==> flow/design.v <==
module alu(clk,src0,src1,shamt,func,dst,dst_EX_DM,ov,zr,neg);
localparam ADD	= 3'b000;
localparam SUB 	= 3'b001;
localparam AND	= 3'b010;
localparam NOR	= 3'b011; 
localparam SLL	= 3'b100;
localparam SRL	= 3'b101;
localparam SRA	= 3'b110;
localparam LHB  = 3'b111;
localparam ADDi 	= 4'b0000;
localparam ADDZi 	= 4'b0001;
localparam SUBi 	= 4'b0010;
localparam ANDi		= 4'b0011;
localparam NORi		= 4'b0100;
localparam SLLi		= 4'b0101;
localparam SRLi		= 4'b0110;
localparam SRAi		= 4'b0111;
localparam LWi		= 4'b1000;
localparam SWi		= 4'b1001;
localparam LHBi		= 4'b1010;
localparam LLBi		= 4'b1011;
localparam BRi		= 4'b1100;
localparam JALi		= 4'b1101;
localparam JRi		= 4'b1110;
localparam HLTi		= 4'b1111;
localparam RF2SRC0 	= 2'b00;
localparam IMM_BR2SRC0 = 2'b01;			 
localparam IMM_JMP2SRC0 = 2'b10;		 
localparam IMM2SRC0 = 2'b11;			 
localparam RF2SRC1	= 2'b00;
localparam IMM2SRC1 = 2'b01;			 
localparam NPC2SRC1 = 2'b10;			 
input clk;
input [15:0] src0,src1;
input [2:0] func;			 
input [3:0] shamt;			 
output [15:0] dst;			 
output reg [15:0] dst_EX_DM;
output ov,zr,neg;
wire [15:0] sum;		 
wire [15:0] sum_sat;	 
wire [15:0] src0_2s_cmp;
wire cin;
wire sat_neg,sat_pos;
wire shft_in;
wire [15:0] shft_l1,shft_l2,shft_l4,shft_l;		 
wire [15:0] shft_r1,shft_r2,shft_r4,shft_r;		 
assign src0_2s_cmp = (func==SUB) ? ~src0 : src0;	 
assign cin = (func==SUB) ? 1 : 0;					 
assign sum = src1 + src0_2s_cmp + cin;
assign sat_neg = (src1[15] && src0_2s_cmp[15] && ~sum[15]) ? 1 : 0;
assign sat_pos = (~src1[15] && !src0_2s_cmp[15] && sum[15]) ? 1 : 0;
assign sum_sat = (sat_pos) ? 16'h7fff :
                 (sat_neg) ? 16'h8000 :
				 sum;
assign ov = sat_pos | sat_neg;
assign shft_l1 = (shamt[0]) ? {src1[14:0],1'b0} : src1;
assign shft_l2 = (shamt[1]) ? {shft_l1[13:0],2'b00} : shft_l1;
assign shft_l4 = (shamt[2]) ? {shft_l2[11:0],4'h0} : shft_l2;
assign shft_l = (shamt[3]) ? {shft_l4[7:0],8'h00} : shft_l4;
assign shft_in = (func==SRA) ? src1[15] : 0;
assign shft_r1 = (shamt[0]) ? {shft_in,src1[15:1]} : src1;
assign shft_r2 = (shamt[1]) ? {{2{shft_in}},shft_r1[15:2]} : shft_r1;
assign shft_r4 = (shamt[2]) ? {{4{shft_in}},shft_r2[15:4]} : shft_r2;
assign shft_r = (shamt[3]) ? {{8{shft_in}},shft_r4[15:8]} : shft_r4;
assign dst = (func==AND) ? src1 & src0 :
			 (func==NOR) ? ~(src1 | src0) :
			 (func==SLL) ? shft_l :
			 ((func==SRL) || (func==SRA)) ? shft_r :
			 (func==LHB) ? {src1[7:0],src0[7:0]} : sum_sat;	 
assign zr = ~|dst;
assign neg = dst[15];
always @(posedge clk)
  dst_EX_DM <= dst;
endmodule
module br_bool(clk,rst_n,clk_z_ID_EX,clk_nv_ID_EX,br_instr_ID_EX,
               jmp_imm_ID_EX,jmp_reg_ID_EX,cc_ID_EX,zr,ov,neg,
			   zr_EX_DM,flow_change_ID_EX);
input clk,rst_n;
input clk_z_ID_EX;			 
input clk_nv_ID_EX;			 
input br_instr_ID_EX;		 
input jmp_imm_ID_EX;		 
input jmp_reg_ID_EX;		 
input [2:0] cc_ID_EX;		 
input zr,ov,neg;			 
output reg flow_change_ID_EX;		 
output reg zr_EX_DM;				 
reg neg_EX_DM,ov_EX_DM;
always @(posedge clk, negedge rst_n)
  if (!rst_n)
    zr_EX_DM  <= 0;
  else if (clk_z_ID_EX) 
    zr_EX_DM  <= zr;
always @(posedge clk, negedge rst_n)
  if (!rst_n)
    begin
      ov_EX_DM  <= 0;
	  neg_EX_DM <= 0;
	end
  else if (clk_nv_ID_EX)
    begin
      ov_EX_DM  <= ov;
	  neg_EX_DM <= neg;
	end
always @* begin
  flow_change_ID_EX = jmp_imm_ID_EX | jmp_reg_ID_EX;	 
  if (br_instr_ID_EX)
    case (cc_ID_EX)
	  3'b000 : flow_change_ID_EX = ~zr_EX_DM;
	  3'b001 : flow_change_ID_EX = zr_EX_DM;
	  3'b010 : flow_change_ID_EX = ~zr_EX_DM & ~neg_EX_DM;
	  3'b011 : flow_change_ID_EX = neg_EX_DM;
	  3'b100 : flow_change_ID_EX = zr_EX_DM | (~zr_EX_DM & ~neg_EX_DM);
	  3'b101 : flow_change_ID_EX = neg_EX_DM | zr_EX_DM;
	  3'b110 : flow_change_ID_EX = ov_EX_DM;
	  3'b111 : flow_change_ID_EX = 1;
	endcase
end
endmodule
module dst_mux(clk,dm_re_EX_DM,dm_rd_data_EX_DM,pc_EX_DM,dst_EX_DM,rf_w_data_DM_WB,jmp_imm_EX_DM);
input clk;
input dm_re_EX_DM;
input jmp_imm_EX_DM;
input [15:0] dm_rd_data_EX_DM;		 
input [15:0] pc_EX_DM;				 
input [15:0] dst_EX_DM;				 
output reg[15:0] rf_w_data_DM_WB;		 
always @(posedge clk)
  if (dm_re_EX_DM)
    rf_w_data_DM_WB <= dm_rd_data_EX_DM;
  else if (jmp_imm_EX_DM)
    rf_w_data_DM_WB <= pc_EX_DM;
  else
    rf_w_data_DM_WB <= dst_EX_DM;
endmodule
module src_mux(clk,stall_ID_EX,stall_EX_DM,src0sel_ID_EX,src1sel_ID_EX,p0,p1,
               imm_ID_EX,pc_ID_EX,p0_EX_DM,src0,src1,dst_EX_DM,dst_DM_WB,
			   byp0_EX,byp0_DM,byp1_EX,byp1_DM);
input clk;
input stall_ID_EX,stall_EX_DM;					 
input [1:0] src0sel_ID_EX,src1sel_ID_EX;		 
input [15:0] p0;					 
input [15:0] p1;					 
input [15:0] pc_ID_EX;				 
input [11:0] imm_ID_EX;				 
input [15:0] dst_EX_DM;				 
input [15:0] dst_DM_WB;				 
input byp0_EX,byp1_EX;				 
input byp0_DM,byp1_DM;				 
output reg [15:0] p0_EX_DM;			 
output [15:0] src0,src1;			 
reg [15:0] p0_ID_EX,p1_ID_EX;		 
wire[15:0] RF_p0,RF_p1;				 
localparam ADD	= 3'b000;
localparam SUB 	= 3'b001;
localparam AND	= 3'b010;
localparam NOR	= 3'b011; 
localparam SLL	= 3'b100;
localparam SRL	= 3'b101;
localparam SRA	= 3'b110;
localparam LHB  = 3'b111;
localparam ADDi 	= 4'b0000;
localparam ADDZi 	= 4'b0001;
localparam SUBi 	= 4'b0010;
localparam ANDi		= 4'b0011;
localparam NORi		= 4'b0100;
localparam SLLi		= 4'b0101;
localparam SRLi		= 4'b0110;
localparam SRAi		= 4'b0111;
localparam LWi		= 4'b1000;
localparam SWi		= 4'b1001;
localparam LHBi		= 4'b1010;
localparam LLBi		= 4'b1011;
localparam BRi		= 4'b1100;
localparam JALi		= 4'b1101;
localparam JRi		= 4'b1110;
localparam HLTi		= 4'b1111;
localparam RF2SRC0 	= 2'b00;
localparam IMM_BR2SRC0 = 2'b01;			 
localparam IMM_JMP2SRC0 = 2'b10;		 
localparam IMM2SRC0 = 2'b11;			 
localparam RF2SRC1	= 2'b00;
localparam IMM2SRC1 = 2'b01;			 
localparam NPC2SRC1 = 2'b10;			 
always @(posedge clk)
  if (!stall_ID_EX)
    begin
	  p0_ID_EX <= p0;
	  p1_ID_EX <= p1;
	end
assign RF_p0 = (byp0_EX) ? dst_EX_DM :		 
               (byp0_DM) ? dst_DM_WB :
			   p0_ID_EX;
assign RF_p1 = (byp1_EX) ? dst_EX_DM :		 
               (byp1_DM) ? dst_DM_WB :
			   p1_ID_EX;	
always @(posedge clk)
  if (!stall_EX_DM)
	p0_EX_DM <= RF_p0;
assign src0 = (src0sel_ID_EX == RF2SRC0) ? RF_p0 : 
              (src0sel_ID_EX == IMM_BR2SRC0) ? {{7{imm_ID_EX[8]}},imm_ID_EX[8:0]} :		 
			  (src0sel_ID_EX == IMM_JMP2SRC0) ? {{4{imm_ID_EX[11]}},imm_ID_EX[11:0]} :	 
              {{12{imm_ID_EX[3]}},imm_ID_EX[3:0]};		 
assign src1 = (src1sel_ID_EX == RF2SRC1) ? RF_p1 : 
              (src1sel_ID_EX == NPC2SRC1) ? pc_ID_EX :	 
			  {{8{imm_ID_EX[7]}},imm_ID_EX[7:0]};			 
endmodule
module pc(clk,rst_n,stall_IM_ID,dst_ID_EX,
          pc,pc_ID_EX,flow_change_ID_EX,pc_EX_DM);
input clk,rst_n;
input flow_change_ID_EX;			 
input stall_IM_ID;					 
input [15:0] dst_ID_EX;				 
output [15:0] pc;					 
output reg [15:0] pc_ID_EX;			 
output reg [15:0] pc_EX_DM;			 
reg [15:0] pc,pc_IM_ID;
wire [15:0] nxt_pc;
assign nxt_pc = pc + 1;
always @(posedge clk, negedge rst_n)
  if (!rst_n)
    pc <= 16'h0000;
  else if (!stall_IM_ID)	 
    if (flow_change_ID_EX)
      pc <= dst_ID_EX;
    else
	  pc <= nxt_pc;
always @(posedge clk)
  if (!stall_IM_ID)
    pc_IM_ID <= nxt_pc;		 
always @(posedge clk)
  pc_ID_EX <= pc_IM_ID;	 
always @(posedge clk)
  pc_EX_DM <= pc_ID_EX;	 
endmodule
module id(clk,rst_n,instr,zr_EX_DM,br_instr_ID_EX,jmp_imm_ID_EX,jmp_reg_ID_EX,
          jmp_imm_EX_DM,rf_re0,rf_re1,
          rf_we_DM_WB,rf_p0_addr,rf_p1_addr,rf_dst_addr_DM_WB,alu_func_ID_EX,src0sel_ID_EX,
		  src1sel_ID_EX,dm_re_EX_DM,dm_we_EX_DM,clk_z_ID_EX,clk_nv_ID_EX,instr_ID_EX,
		  cc_ID_EX, stall_IM_ID,stall_ID_EX,stall_EX_DM,hlt_DM_WB,byp0_EX,byp0_DM,
		  byp1_EX,byp1_DM,flow_change_ID_EX);
input clk,rst_n;
input [15:0] instr;					 
input zr_EX_DM;						 
input flow_change_ID_EX;
output reg jmp_imm_ID_EX;
output reg jmp_reg_ID_EX;
output reg br_instr_ID_EX;			 
output reg jmp_imm_EX_DM;			 
output reg rf_re0;					 
output reg rf_re1;					 
output reg rf_we_DM_WB;				 
output reg [3:0] rf_p0_addr;		 
output reg [3:0] rf_p1_addr;		 
output reg [3:0] rf_dst_addr_DM_WB;	 
output reg [2:0] alu_func_ID_EX;	 
output reg [1:0] src0sel_ID_EX;		 
output reg [1:0] src1sel_ID_EX;		 
output reg dm_re_EX_DM;				 
output reg dm_we_EX_DM;				 
output reg clk_z_ID_EX;				 
output reg clk_nv_ID_EX;			 
output [11:0] instr_ID_EX;			 
output [2:0] cc_ID_EX;				 
output stall_IM_ID;					 
output stall_ID_EX;					 
output stall_EX_DM;					 
output reg hlt_DM_WB;				 
output reg byp0_EX,byp0_DM;			 
output reg byp1_EX,byp1_DM;			 
reg br_instr;
reg jmp_imm;
reg jmp_reg;
reg rf_we;
reg hlt;
reg [3:0] rf_dst_addr;
reg [2:0] alu_func;
reg [1:0] src0sel,src1sel;
reg dm_re;
reg dm_we;
reg clk_z;
reg clk_nv;
reg cond_ex;
reg [15:0] instr_IM_ID;			 
reg	rf_we_ID_EX,rf_we_EX_DM;
reg [3:0] rf_dst_addr_ID_EX,rf_dst_addr_EX_DM;
reg	dm_re_ID_EX;
reg	dm_we_ID_EX;
reg hlt_ID_EX,hlt_EX_DM;
reg [11:0] instr_ID_EX;		 
reg flow_change_EX_DM;		 
reg cond_ex_ID_EX;			 
wire load_use_hazard,flush;
localparam ADD	= 3'b000;
localparam SUB 	= 3'b001;
localparam AND	= 3'b010;
localparam NOR	= 3'b011; 
localparam SLL	= 3'b100;
localparam SRL	= 3'b101;
localparam SRA	= 3'b110;
localparam LHB  = 3'b111;
localparam ADDi 	= 4'b0000;
localparam ADDZi 	= 4'b0001;
localparam SUBi 	= 4'b0010;
localparam ANDi		= 4'b0011;
localparam NORi		= 4'b0100;
localparam SLLi		= 4'b0101;
localparam SRLi		= 4'b0110;
localparam SRAi		= 4'b0111;
localparam LWi		= 4'b1000;
localparam SWi		= 4'b1001;
localparam LHBi		= 4'b1010;
localparam LLBi		= 4'b1011;
localparam BRi		= 4'b1100;
localparam JALi		= 4'b1101;
localparam JRi		= 4'b1110;
localparam HLTi		= 4'b1111;
localparam RF2SRC0 	= 2'b00;
localparam IMM_BR2SRC0 = 2'b01;			 
localparam IMM_JMP2SRC0 = 2'b10;		 
localparam IMM2SRC0 = 2'b11;			 
localparam RF2SRC1	= 2'b00;
localparam IMM2SRC1 = 2'b01;			 
localparam NPC2SRC1 = 2'b10;			 
always @(posedge clk, negedge rst_n)
  if (!rst_n)
    instr_IM_ID <= 16'hb000;			 
  else if (!stall_IM_ID)
    instr_IM_ID <= instr;				 
always @(posedge clk)
  if (!stall_ID_EX)
    begin
	  br_instr_ID_EX 	<= br_instr & !load_use_hazard & !flush;
	  jmp_imm_ID_EX   	<= jmp_imm & !load_use_hazard & !flush;
	  jmp_reg_ID_EX   	<= jmp_reg & !load_use_hazard & !flush;
	  rf_we_ID_EX     	<= rf_we & !load_use_hazard & !flush;
	  rf_dst_addr_ID_EX	<= rf_dst_addr;
	  alu_func_ID_EX    <= alu_func;
	  src0sel_ID_EX		<= src0sel;
	  src1sel_ID_EX		<= src1sel;
	  dm_re_ID_EX       <= dm_re & !load_use_hazard & !flush;
	  dm_we_ID_EX       <= dm_we & !load_use_hazard & !flush;
	  clk_z_ID_EX		<= clk_z & !load_use_hazard & !flush;
	  clk_nv_ID_EX		<= clk_nv & !load_use_hazard & !flush;
	  instr_ID_EX		<= instr_IM_ID[11:0];
	  cond_ex_ID_EX 	<= cond_ex;
	end
always @(posedge clk)
  if (!stall_EX_DM)
    begin
	  rf_we_EX_DM		<= rf_we_ID_EX & (!(cond_ex_ID_EX & !zr_EX_DM));	 
	  rf_dst_addr_EX_DM <= rf_dst_addr_ID_EX;
      dm_re_EX_DM		<= dm_re_ID_EX;
	  dm_we_EX_DM		<= dm_we_ID_EX;
	  jmp_imm_EX_DM 	<= jmp_imm_ID_EX;
	end
always @(posedge clk) begin
  rf_we_DM_WB 		<= rf_we_EX_DM;
  rf_dst_addr_DM_WB <= rf_dst_addr_EX_DM;
end
always @(posedge clk, negedge rst_n)
  if (!rst_n) 
    begin
	  byp0_EX <= 1'b0;
	  byp0_DM <= 1'b0;
	  byp1_EX <= 1'b0;
	  byp1_DM <= 1'b0;
	end
  else
    begin
	  byp0_EX <= (rf_dst_addr_ID_EX==rf_p0_addr) ? (rf_we_ID_EX & !(cond_ex_ID_EX & !zr_EX_DM) & |rf_p0_addr) : 1'b0;
	  byp0_DM <= (rf_dst_addr_EX_DM==rf_p0_addr) ? (rf_we_EX_DM & |rf_p0_addr) : 1'b0;
	  byp1_EX <= (rf_dst_addr_ID_EX==rf_p1_addr) ? (rf_we_ID_EX & !(cond_ex_ID_EX & !zr_EX_DM) & |rf_p1_addr) : 1'b0;
	  byp1_DM <= (rf_dst_addr_EX_DM==rf_p1_addr) ? (rf_we_EX_DM & |rf_p1_addr) : 1'b0;
	end
always @(posedge clk, negedge rst_n)
  if (!rst_n)
    begin
	  hlt_ID_EX <= 1'b0;
	  hlt_EX_DM <= 1'b0;
	  hlt_DM_WB <= 1'b0;
    end
  else
    begin
	  hlt_ID_EX <= hlt & !flush | hlt_ID_EX;	 
	  hlt_EX_DM <= hlt_ID_EX;
	  hlt_DM_WB <= hlt_EX_DM;
	end
always @(posedge clk, negedge rst_n)
  if (!rst_n)
    flow_change_EX_DM <= 1'b0;
  else if(!stall_EX_DM)
    flow_change_EX_DM <= flow_change_ID_EX;
assign flush = flow_change_ID_EX | flow_change_EX_DM | hlt_ID_EX | hlt_EX_DM;
assign load_use_hazard = (((rf_dst_addr_ID_EX==rf_p0_addr) && rf_re0) || 
                          ((rf_dst_addr_ID_EX==rf_p1_addr) && rf_re1)) ? dm_re_ID_EX : 1'b0;
assign stall_IM_ID = hlt_ID_EX | load_use_hazard;
assign stall_ID_EX = 1'b0;  
assign stall_EX_DM = 1'b0;  
assign cc_ID_EX = instr_ID_EX[11:9];
always @* begin
  br_instr = 0;
  jmp_imm = 0;
  jmp_reg = 0;
  rf_re0 = 0;
  rf_re1 = 0;
  rf_we = 0;
  rf_p0_addr = instr_IM_ID[3:0];
  rf_p1_addr = instr_IM_ID[7:4];
  rf_dst_addr = instr_IM_ID[11:8];
  alu_func = ADD;
  src0sel = RF2SRC0;
  src1sel = RF2SRC1;
  dm_re = 0;
  dm_we = 0;
  clk_z = 0;
  clk_nv = 0;
  hlt = 0;
  cond_ex = 0;
  case (instr_IM_ID[15:12])
    ADDi : begin
	  rf_re0 = 1;
	  rf_re1 = 1;
	  rf_we = 1;
      clk_z = 1;
      clk_nv = 1;
	end
	ADDZi : begin
	  rf_re0 = 1;
	  rf_re1 = 1;
	  rf_we = 1;	 
      clk_z = 1;
      clk_nv = 1;
	  cond_ex = 1;	 
	end
	SUBi : begin
	  rf_re0 = 1;
	  rf_re1 = 1;
	  rf_we = 1;
      alu_func = SUB;	
      clk_z = 1;
      clk_nv = 1;	  
	end
	ANDi : begin
	  rf_re0 = 1;
	  rf_re1 = 1;
	  rf_we = 1;
      alu_func = AND;
	  clk_z = 1;
	end
	NORi : begin
	  rf_re0 = 1;
	  rf_re1 = 1;
	  rf_we = 1;
      alu_func = NOR;
	  clk_z = 1;
	end	
	SLLi : begin
	  rf_re1 = 1;
	  rf_we = 1;
      alu_func = SLL;
	  clk_z = 1;
	end	
	SRLi : begin
	  rf_re1 = 1;
	  rf_we = 1;
      alu_func = SRL;
	  clk_z = 1;
	end	
	SRAi : begin
	  rf_re1 = 1;
	  rf_we = 1;
      alu_func = SRA;
	  clk_z = 1;
	end
	LWi : begin
	  src0sel = IMM2SRC0;		 
	  rf_re1 = 1;
	  rf_we = 1;
	  dm_re = 1;
	end
	SWi : begin
	  src0sel = IMM2SRC0;					 
	  rf_re1 = 1;							 
	  rf_re0 = 1;							 
	  rf_p0_addr = instr_IM_ID[11:8];		 
	  dm_we = 1;
	end
	LHBi : begin
	  rf_re0 = 1;
	  rf_p0_addr = instr_IM_ID[11:8];		 
	  src1sel = IMM2SRC1;					 
	  rf_we = 1;
	  alu_func = LHB;
	end
	LLBi : begin
	  rf_re0 = 1;					 
	  rf_p0_addr = 4'h0;			 
	  src1sel = IMM2SRC1;			 
	  rf_we = 1;
	end
    BRi : begin
	  src0sel = IMM_BR2SRC0;		 
	  src1sel = NPC2SRC1;			 
	  br_instr = 1;
	end
	JALi : begin
	  src0sel = IMM_JMP2SRC0;		 
	  src1sel = NPC2SRC1;			 
	  rf_we = 1;
	  rf_dst_addr = 4'hF;			 
	  jmp_imm = 1;
	end
	JRi : begin
	  rf_re0 = 1;					 
	  rf_p0_addr = 4'h0;
	  rf_re1 = 1;					 
	  jmp_reg = 1;
	end
	HLTi : begin
	  hlt = 1;
	end
  endcase
end
endmodule
module rf(clk,p0_addr,p1_addr,p0,p1,re0,re1,dst_addr,dst,we);
input clk;
input [3:0] p0_addr, p1_addr;			 
input re0,re1;							 
input [3:0] dst_addr;					 
input [15:0] dst;						 
input we;								 
output [15:0] p0,p1;  					 
reg [15:0] mem[0:15];					 
always @(posedge clk)
  if (we)
    mem[dst_addr] <= dst;
assign p0 = (p0_addr == 4'h0) ? 16'b0 : ((we && (p0_addr == dst_addr)) ? dst : mem[p0_addr]);
assign p1 = (p1_addr == 4'h0) ? 16'b0 : ((we && (p1_addr == dst_addr)) ? dst : mem[p1_addr]);
endmodule
module cpu(clk,rst_n, iaddr, instr, wdata, we, addr, re, rdata, hlt);
input clk,rst_n;
input [15:0] instr;				 
input [15:0] rdata; 			 
output we, re; 
output [15:0] iaddr;			 
output [15:0] addr; 
output [15:0] wdata; 
output hlt;						 
wire [11:0] instr_ID_EX;		 
wire [15:0] src0,src1;			 
wire [15:0] dst_EX_DM;			 
wire [15:0] dst_ID_EX;			 
wire [15:0] pc_ID_EX;			 
wire [15:0] pc_EX_DM;			 
wire [15:0] rf_w_data_DM_WB;	 
wire [15:0] p0,p1;				 
wire [3:0] rf_p0_addr;			 
wire [3:0] rf_p1_addr;			 
wire [3:0] rf_dst_addr_DM_WB;	 
wire [2:0] alu_func_ID_EX;		 
wire [1:0] src0sel_ID_EX;		 
wire [1:0] src1sel_ID_EX;		 
wire [2:0] cc_ID_EX;			 
wire [15:0] p0_EX_DM;			 
wire stall_IM_ID,stall_ID_EX,stall_EX_DM;
wire flow_change_ID_EX,zr_EX_DM,br_instr_ID_EX,jmp_imm_ID_EX,jmp_reg_ID_EX,jmp_imm_EX_DM;
wire rf_re0,rf_re1,rf_we_DM_WB,dm_re_EX_DM,dm_we_EX_DM,clk_z_ID_EX,clk_nv_ID_EX;
wire hlt_DM_WB,byp0_EX,byp0_DM,byp1_EX,byp1_DM;
wire ov,zr,neg;
pc iPC(.clk(clk), .rst_n(rst_n), .stall_IM_ID(stall_IM_ID), .pc(iaddr), .dst_ID_EX(dst_ID_EX),
       .pc_ID_EX(pc_ID_EX), .pc_EX_DM(pc_EX_DM), .flow_change_ID_EX(flow_change_ID_EX));
id	iID(.clk(clk), .rst_n(rst_n), .instr(instr), .zr_EX_DM(zr_EX_DM), .br_instr_ID_EX(br_instr_ID_EX),
        .jmp_imm_ID_EX(jmp_imm_ID_EX), .jmp_reg_ID_EX(jmp_reg_ID_EX), .jmp_imm_EX_DM(jmp_imm_EX_DM), .rf_re0(rf_re0),
		.rf_re1(rf_re1), .rf_we_DM_WB(rf_we_DM_WB), .rf_p0_addr(rf_p0_addr), .rf_p1_addr(rf_p1_addr),
		.rf_dst_addr_DM_WB(rf_dst_addr_DM_WB), .alu_func_ID_EX(alu_func_ID_EX),
		.src0sel_ID_EX(src0sel_ID_EX), .src1sel_ID_EX(src1sel_ID_EX), .dm_re_EX_DM(dm_re_EX_DM),
		.dm_we_EX_DM(dm_we_EX_DM), .clk_z_ID_EX(clk_z_ID_EX), .clk_nv_ID_EX(clk_nv_ID_EX),
		.instr_ID_EX(instr_ID_EX), .cc_ID_EX(cc_ID_EX), .stall_IM_ID(stall_IM_ID),
		.stall_ID_EX(stall_ID_EX), .stall_EX_DM(stall_EX_DM), .hlt_DM_WB(hlt_DM_WB),
		.byp0_EX(byp0_EX), .byp0_DM(byp0_DM), .byp1_EX(byp1_EX), .byp1_DM(byp1_DM),
		.flow_change_ID_EX(flow_change_ID_EX));
rf iRF(.clk(clk), .p0_addr(rf_p0_addr), .p1_addr(rf_p1_addr), .p0(p0), .p1(p1),
       .re0(rf_re0), .re1(rf_re1), .dst_addr(rf_dst_addr_DM_WB), .dst(rf_w_data_DM_WB),
 	   .we(rf_we_DM_WB));
src_mux ISRCMUX(.clk(clk), .stall_ID_EX(stall_ID_EX), .stall_EX_DM(stall_EX_DM),
                .src0sel_ID_EX(src0sel_ID_EX), .src1sel_ID_EX(src1sel_ID_EX), .p0(p0), .p1(p1),
                .imm_ID_EX(instr_ID_EX), .pc_ID_EX(pc_ID_EX), .p0_EX_DM(p0_EX_DM),
				.src0(src0), .src1(src1), .dst_EX_DM(dst_EX_DM), .dst_DM_WB(rf_w_data_DM_WB),
			    .byp0_EX(byp0_EX), .byp0_DM(byp0_DM), .byp1_EX(byp1_EX), .byp1_DM(byp1_DM));
alu iALU(.clk(clk), .src0(src0), .src1(src1), .shamt(instr_ID_EX[3:0]), .func(alu_func_ID_EX),
         .dst(dst_ID_EX), .dst_EX_DM(dst_EX_DM), .ov(ov), .zr(zr), .neg(neg));
dst_mux iDSTMUX(.clk(clk), .dm_re_EX_DM(dm_re_EX_DM), .dm_rd_data_EX_DM(rdata),
                .dst_EX_DM(dst_EX_DM), .pc_EX_DM(pc_EX_DM), .rf_w_data_DM_WB(rf_w_data_DM_WB),
				.jmp_imm_EX_DM(jmp_imm_EX_DM));
br_bool iBRL(.clk(clk), .rst_n(rst_n), .clk_z_ID_EX(clk_z_ID_EX), .clk_nv_ID_EX(clk_nv_ID_EX),
             .br_instr_ID_EX(br_instr_ID_EX), .jmp_imm_ID_EX(jmp_imm_ID_EX),
			 .jmp_reg_ID_EX(jmp_reg_ID_EX), .cc_ID_EX(cc_ID_EX), .zr(zr), .ov(ov),
			 .zr_EX_DM(zr_EX_DM), .neg(neg), .flow_change_ID_EX(flow_change_ID_EX));	
assign wdata = p0_EX_DM; 
assign addr = dst_EX_DM; 
assign re = dm_re_EX_DM;
assign we = dm_we_EX_DM; 
assign hlt = hlt_DM_WB;
endmodule
# From RTL to reports: cpu
# Tool output for the design above before and after an edit, in the order of the flow.
# "before" refers to lines of the RTL above, "after" to lines of the edited file.
# "diff": "after" minus "before" as printed here. "change_rel_pct": 100 x difference / "before".
# Library cell names are shortened.
# The mark - stands for no value.
# design
top,cpu
clock,clk
cell_library,sky130hd
corner,tt_025C_1v80

# The edit
# Unified diff, file above to edited file.
# The edited RTL no longer does the same as the RTL above: the edit was made by script, with no optimisation intended.
# begin of diff
@@ -592,7 +592,5 @@
 alu iALU(.clk(clk), .src0(src0), .src1(src1), .shamt(instr_ID_EX[3:0]), .func(alu_func_ID_EX),
          .dst(dst_ID_EX), .dst_EX_DM(dst_EX_DM), .ov(ov), .zr(zr), .neg(neg));
-dst_mux iDSTMUX(.clk(clk), .dm_re_EX_DM(dm_re_EX_DM), .dm_rd_data_EX_DM(rdata),
-                .dst_EX_DM(dst_EX_DM), .pc_EX_DM(pc_EX_DM), .rf_w_data_DM_WB(rf_w_data_DM_WB),
-				.jmp_imm_EX_DM(jmp_imm_EX_DM));
+assign rf_w_data_DM_WB = rdata;
 br_bool iBRL(.clk(clk), .rst_n(rst_n), .clk_z_ID_EX(clk_z_ID_EX), .clk_nv_ID_EX(clk_nv_ID_EX),
              .br_instr_ID_EX(br_instr_ID_EX), .jmp_imm_ID_EX(jmp_imm_ID_EX),
# end of diff

# Word level
# Yosys after proc, flatten, opt, wreduce and memory -nomap, before mapping. Enables and synchronous resets that opt folds into registers are not counted as muxes. Print and check cells are not counted. Equal cells are merged and count once.
# Yosys's memory passes give these memory sizes; they may raise the number of words (mostly to a power of two), join words into wider ones and drop unused or constant bits.
# op_classes
item,before,after,diff,change_rel_pct
addsub,3,3,0,0.00
equal,36,36,0,0.00
muxes,59,57,-2,-3.39
bitwise,41,41,0,0.00
reduce_logical,49,49,0,0.00
# op_table
op,before,after,diff,change_rel_pct
16-bit 2-to-1 mux,29,27,-2,-6.90
# Operator kinds equal on both sides are left out: 46.
# bits
item,before,after,diff,change_rel_pct
register_bits,184,151,-33,-17.93
mem_bits_rw,256,256,0,0.00
clocked_rd_ports_x_width,32,32,0,0.00
n_memories,1,1,0,0.00
out_inout_bits,51,51,0,0.00
word_cells,229,224,-5,-2.18
# memory_table
item,before,after
mem_shapes,iRF.mem 16 x 16 bit 2R1W,iRF.mem 16 x 16 bit 2R1W

# Longest topological paths
# Depth = most cells in a row (Yosys ltp): at word level without a register or memory, in the mapped netlist without a sequential cell, where the memories' decode and read muxes count.
# logic_depth
item,before,after,diff,change_rel_pct
word_depth,20,20,0,0.00
ABC_AREA,0,0,-,-
depth_mapped,19,19,0,0.00
mapped_depth_nobuf,16,16,0,0.00

# After synthesis
# Yosys stat after the flow's synthesis: flattened, memories mapped to cells. It holds for the ABC_AREA given above (unset counts as 0); a run with the other value may have another netlist.
# by_type
cell_type,before,after,diff,change_rel_pct
nand2_1,426,358,-68,-15.96
dfxtp_1,162,129,-33,-20.37
o21ai_0,109,86,-23,-21.10
mux2i_1,80,103,23,28.75
mux4_2,98,120,22,22.45
a21oi_1,93,73,-20,-21.51
nand2b_1,46,29,-17,-36.96
a211oi_1,26,11,-15,-57.69
clkbuf_1,128,114,-14,-10.94
mux2_2,26,40,14,53.85
nor2_1,119,107,-12,-10.08
buf_1,30,18,-12,-40.00
nand3_1,93,104,11,11.83
a21o_1,10,20,10,100.00
o22ai_1,17,8,-9,-52.94
a31oi_1,36,28,-8,-22.22
buf_2,10,17,7,70.00
nor3_1,40,34,-6,-15.00
# Cell types equal on both sides are left out: 15.
# Not every row of either side is listed.
# mapped
item,before,after,diff,change_rel_pct
stdcells,2339,2151,-188,-8.04
yosys_area_um2,24957.7,23961.7,-996.0,-3.99
seqArea_um2,12490.7,11830.1,-660.6,-5.29
ffs,477,444,-33,-6.92
# The figures by module come from a second, unflattened synthesis with its own total; it is not the netlist above.
# hier_totals
item,before,after,diff,change_rel_pct
cells_unflattened,1933,1873,-60,-3.10
area_unflattened_um2,24848.8,24197.0,-651.8,-2.62
# Each row is one instance without its submodules.
# modules_before
module,n_inst,cells,mod_area_um2
rf,1,623,12169.2
alu,1,580,4107.7
src_mux,1,222,2726.4
id,1,238,2713.9
pc,1,182,2288.4
dst_mux,1,69,665.6
br_bool,1,19,177.7
cpu,1,0,0.0
# modules_after
module,n_inst,cells,mod_area_um2
rf,1,623,12169.2
alu,1,580,4107.7
src_mux,1,222,2726.4
id,1,238,2713.9
pc,1,191,2302.2
br_bool,1,19,177.7
cpu,1,0,0.0

# Timing after synthesis
# Path of least setup slack by OpenSTA after synthesis, without wires, with an ideal clock, recovery checks aside; 20% of the period is set as input and as output delay. Where synthesis merged equal registers, the netlist keeps one of their names.
# synth_timing
item,before,after,diff,change_rel_pct
path_kind,register to register,input to register,-,-
from,register iID.src1sel_ID_EX[0],input rdata[10],-,-
to,register iBRL.zr_EX_DM,register iBRL.zr_EX_DM,-,-
clock_period_ps,6200,6200,0,0.00
t_first_pin_ps,0,1240,1240,-
t_arrival_ps,4708,4725,17,0.36
required_ps,6096,6120,24,0.39
setup_slack_ps,1388,1395,7,-
path_delay_ps,4812,3565,-1247,-25.91
driving_pins,19,16,-3,-15.79
period_less_setup_slack_ps,4812,4805,-7,-0.15
# "path_delay_ps" is the arrival time less input delay plus setup time.
# "driving_pins" counts driving pins, that of a launching flip-flop among them; a cell with two outputs on the path counts twice.
# "period_less_setup_slack_ps" = period - worst setup slack (recovery checks aside). The figure is calculated, with input and output delays left at 20% of the set period.
# Between the ends stands the longest chain of elaborated cells between them, by number of cells; it is not shown to be the way that was timed. Of several equally long chains one is given.
# A line is the first line of the expression or statement that the cell stems from. Yosys adds cells for indexed reads and writes and turns some case tables into memories.
# synth_via_before
path_cell_list,dfxtp_1 -> buf_2 -> buf_1 -> clkbuf_1 -> buf_1 -> a21o_1 -> inv_1 -> ha_1 -> a21oi_1 -> o21ai_0 -> a211oi_1 -> mux2_2 -> or4_1 -> clkbuf_1 -> a311oi_1 -> o22ai_1 -> nor4_1 -> nand4b_1 -> o41ai_2
elab_chain_len,17
# synth_rtl_before
item,line,text
"start, declared",259,output reg [1:0] src1sel_ID_EX;
"start, assigned",341,src1sel_ID_EX <= src1sel;
2-bit equality test,206,(src1sel_ID_EX == NPC2SRC1) ? pc_ID_EX :
16-bit 2-to-1 mux,206,
16-bit 2-to-1 mux,205,assign src1 = (src1sel_ID_EX == RF2SRC1) ? RF_p1 :
16-bit adder,50,assign sum = src1 + src0_2s_cmp + cin;
16-bit by 1-bit adder with 16-bit output,50,
1-bit NOT,51,assign sat_neg = (src1[15] && src0_2s_cmp[15] && ~sum[15]) ? 1 : 0;
1-bit logical AND,51,
[3 not listed],-,
16-bit 2-to-1 mux,70,"(func==LHB) ? {src1[7:0],src0[7:0]} : sum_sat;"
16-bit 2-to-1 mux,69,((func==SRL) || (func==SRA)) ? shft_r :
16-bit 2-to-1 mux,68,(func==SLL) ? shft_l :
16-bit 2-to-1 mux,67,(func==NOR) ? ~(src1 | src0) :
16-bit 2-to-1 mux,66,assign dst = (func==AND) ? src1 & src0 :
16-bit OR reduction,71,assign zr = ~|dst;
1-bit zero test,71,
"end, assigned",92,zr_EX_DM  <= 0;
"end, assigned",94,zr_EX_DM  <= zr;
"end, declared",88,output reg zr_EX_DM;
# synth_via_after
path_cell_list,mux2_2 -> mux2i_1 -> a22o_1 -> xnor2_1 -> ha_1 -> clkbuf_1 -> nand4_1 -> nor3_1 -> a22oi_1 -> nor3b_1 -> a2111oi_2 -> o21ai_1 -> a221oi_1 -> and4b_1 -> nand4_1 -> o22ai_2
elab_chain_len,19
# synth_rtl_after
item,line,text
"start, declared",545,input [15:0] rdata;
16-bit 2-to-1 mux,193,(byp0_DM) ? dst_DM_WB :
16-bit 2-to-1 mux,192,assign RF_p0 = (byp0_EX) ? dst_EX_DM :
16-bit 2-to-1 mux,201,assign src0 = (src0sel_ID_EX == RF2SRC0) ? RF_p0 :
16-bit NOT,48,assign src0_2s_cmp = (func==SUB) ? ~src0 : src0;
16-bit 2-to-1 mux,48,
16-bit adder,50,assign sum = src1 + src0_2s_cmp + cin;
16-bit by 1-bit adder with 16-bit output,50,
[5 not listed],-,
16-bit 2-to-1 mux,70,"(func==LHB) ? {src1[7:0],src0[7:0]} : sum_sat;"
16-bit 2-to-1 mux,69,((func==SRL) || (func==SRA)) ? shft_r :
16-bit 2-to-1 mux,68,(func==SLL) ? shft_l :
16-bit 2-to-1 mux,67,(func==NOR) ? ~(src1 | src0) :
16-bit 2-to-1 mux,66,assign dst = (func==AND) ? src1 & src0 :
16-bit OR reduction,71,assign zr = ~|dst;
1-bit zero test,71,
"end, assigned",92,zr_EX_DM  <= 0;
"end, assigned",94,zr_EX_DM  <= zr;
"end, declared",88,output reg zr_EX_DM;

# Path in the finished layout
# Path of least setup slack in the final report of the runs of pair A (OpenROAD, finished layout, wires in). Where an end is a register, its clock arrival counts in the times.
# The report prints the path's times to 10 ps; the period is as set.
# layout_timing
item,before,after,diff,change_rel_pct
path_kind,register to register,input to register,-,-
from,register iDSTMUX.rf_w_data_DM_WB[4],input rdata[1],-,-
to,register iBRL.zr_EX_DM,register iBRL.zr_EX_DM,-,-
clock_period_ps,5890,5890,0,0.00
t_first_pin_ps,610,1180,570,93.44
t_arrival_ps,6090,6120,30,0.49
required_ps,6400,6420,20,0.31
setup_slack_ps,300,300,0,-
driving_pins,16,19,3,18.75
# Between the ends stands the longest chain of elaborated cells between them, by number of cells; it is not shown to be the way that was timed. Of several equally long chains one is given.
# At most two assigning lines are given for a register; there are more.
# layout_via_before
path_cell_list,dfxtp_1 -> mux2i_1 -> o21ai_0 -> a21oi_1 -> xnor2_1 -> ha_1 -> a21oi_1 -> o21ai_0 -> a211oi_1 -> mux2_2 -> or4_1 -> a311oi_1 -> o22ai_1 -> nor4_1 -> nand4b_1 -> o41ai_2
elab_chain_len,19
# layout_rtl_before
item,line,text
"start, declared",128,output reg[15:0] rf_w_data_DM_WB;
"start, assigned",131,rf_w_data_DM_WB <= dm_rd_data_EX_DM;
"start, assigned",133,rf_w_data_DM_WB <= pc_EX_DM;
16-bit 2-to-1 mux,193,(byp0_DM) ? dst_DM_WB :
16-bit 2-to-1 mux,192,assign RF_p0 = (byp0_EX) ? dst_EX_DM :
16-bit 2-to-1 mux,201,assign src0 = (src0sel_ID_EX == RF2SRC0) ? RF_p0 :
16-bit NOT,48,assign src0_2s_cmp = (func==SUB) ? ~src0 : src0;
16-bit 2-to-1 mux,48,
16-bit adder,50,assign sum = src1 + src0_2s_cmp + cin;
16-bit by 1-bit adder with 16-bit output,50,
[5 not listed],-,
16-bit 2-to-1 mux,70,"(func==LHB) ? {src1[7:0],src0[7:0]} : sum_sat;"
16-bit 2-to-1 mux,69,((func==SRL) || (func==SRA)) ? shft_r :
16-bit 2-to-1 mux,68,(func==SLL) ? shft_l :
16-bit 2-to-1 mux,67,(func==NOR) ? ~(src1 | src0) :
16-bit 2-to-1 mux,66,assign dst = (func==AND) ? src1 & src0 :
16-bit OR reduction,71,assign zr = ~|dst;
1-bit zero test,71,
"end, assigned",92,zr_EX_DM  <= 0;
"end, assigned",94,zr_EX_DM  <= zr;
"end, declared",88,output reg zr_EX_DM;
# layout_via_after
path_cell_list,clkdlybuf4s50_1 -> buf_4 -> mux2i_1 -> o21ai_0 -> mux2i_1 -> xor2_1 -> inv_1 -> ha_1 -> and4_1 -> nand2_1 -> o21a_1 -> a2111oi_0 -> buf_4 -> a2111oi_2 -> o21ai_1 -> a221oi_1 -> and4b_1 -> nand4_1 -> o22ai_2
elab_chain_len,19
# layout_rtl_after
item,line,text
"start, declared",545,input [15:0] rdata;
16-bit 2-to-1 mux,193,(byp0_DM) ? dst_DM_WB :
16-bit 2-to-1 mux,192,assign RF_p0 = (byp0_EX) ? dst_EX_DM :
16-bit 2-to-1 mux,201,assign src0 = (src0sel_ID_EX == RF2SRC0) ? RF_p0 :
16-bit NOT,48,assign src0_2s_cmp = (func==SUB) ? ~src0 : src0;
16-bit 2-to-1 mux,48,
16-bit adder,50,assign sum = src1 + src0_2s_cmp + cin;
16-bit by 1-bit adder with 16-bit output,50,
[5 not listed],-,
16-bit 2-to-1 mux,70,"(func==LHB) ? {src1[7:0],src0[7:0]} : sum_sat;"
16-bit 2-to-1 mux,69,((func==SRL) || (func==SRA)) ? shft_r :
16-bit 2-to-1 mux,68,(func==SLL) ? shft_l :
16-bit 2-to-1 mux,67,(func==NOR) ? ~(src1 | src0) :
16-bit 2-to-1 mux,66,assign dst = (func==AND) ? src1 & src0 :
16-bit OR reduction,71,assign zr = ~|dst;
1-bit zero test,71,
"end, assigned",92,zr_EX_DM  <= 0;
"end, assigned",94,zr_EX_DM  <= zr;
"end, declared",88,output reg zr_EX_DM;

# Layout results
# Runs of the flow (Yosys, OpenROAD) on both versions; the two runs of a pair have the same settings. The constraints put input and output delay at 20% of the set period each and load the outputs with 0.01 pF.
# flow_settings_pair_A
CORE_UTILIZATION,40
period_ns,5.89
CAP_MARGIN,20
CORE_MARGIN,2
SLEW_MARGIN,20
# results_pair_A
item,before,after,diff,change_rel_pct
synthArea_um2,24957.7,23961.7,-996.0,-3.99
die_um2,64409.4,61879.1,-2530.3,-3.93
finish.utilization_pct,46.8,47.9,1.1,-
fin_ws_ps,301,300,-1,-
clock_period_reached_ps,5589,5590,1,0.02
# flow_settings_pair_B
CELL_PAD_IN_SITES_DETAIL_PLACEMENT,0
CORE_ASPECT_RATIO,1.7
CORE_UTILIZATION,34
GPL_TIMING_DRIVEN,1
MAX_ROUTING_LAYER,met5
MIN_ROUTING_LAYER,met1
SETUP_SLACK_MARGIN,-0.23
SLEW_MARGIN,40
period_ns,3.88
CAP_MARGIN,20
CORE_MARGIN,2
# results_pair_B
item,before,after,diff,change_rel_pct
synthArea_um2,24957.7,23961.7,-996.0,-3.99
die_um2,75664.8,72691.5,-2973.3,-3.93
finish.utilization_pct,45.3,46.0,0.7,-
fin_ws_ps,-659,-440,219,-
clock_period_reached_ps,4539,4320,-219,-4.82
# By "clock_period_reached_ps" is meant the clock period of the run minus its worst setup slack. This is arithmetic on one report: input and output delays are still those of the set period (20% each).
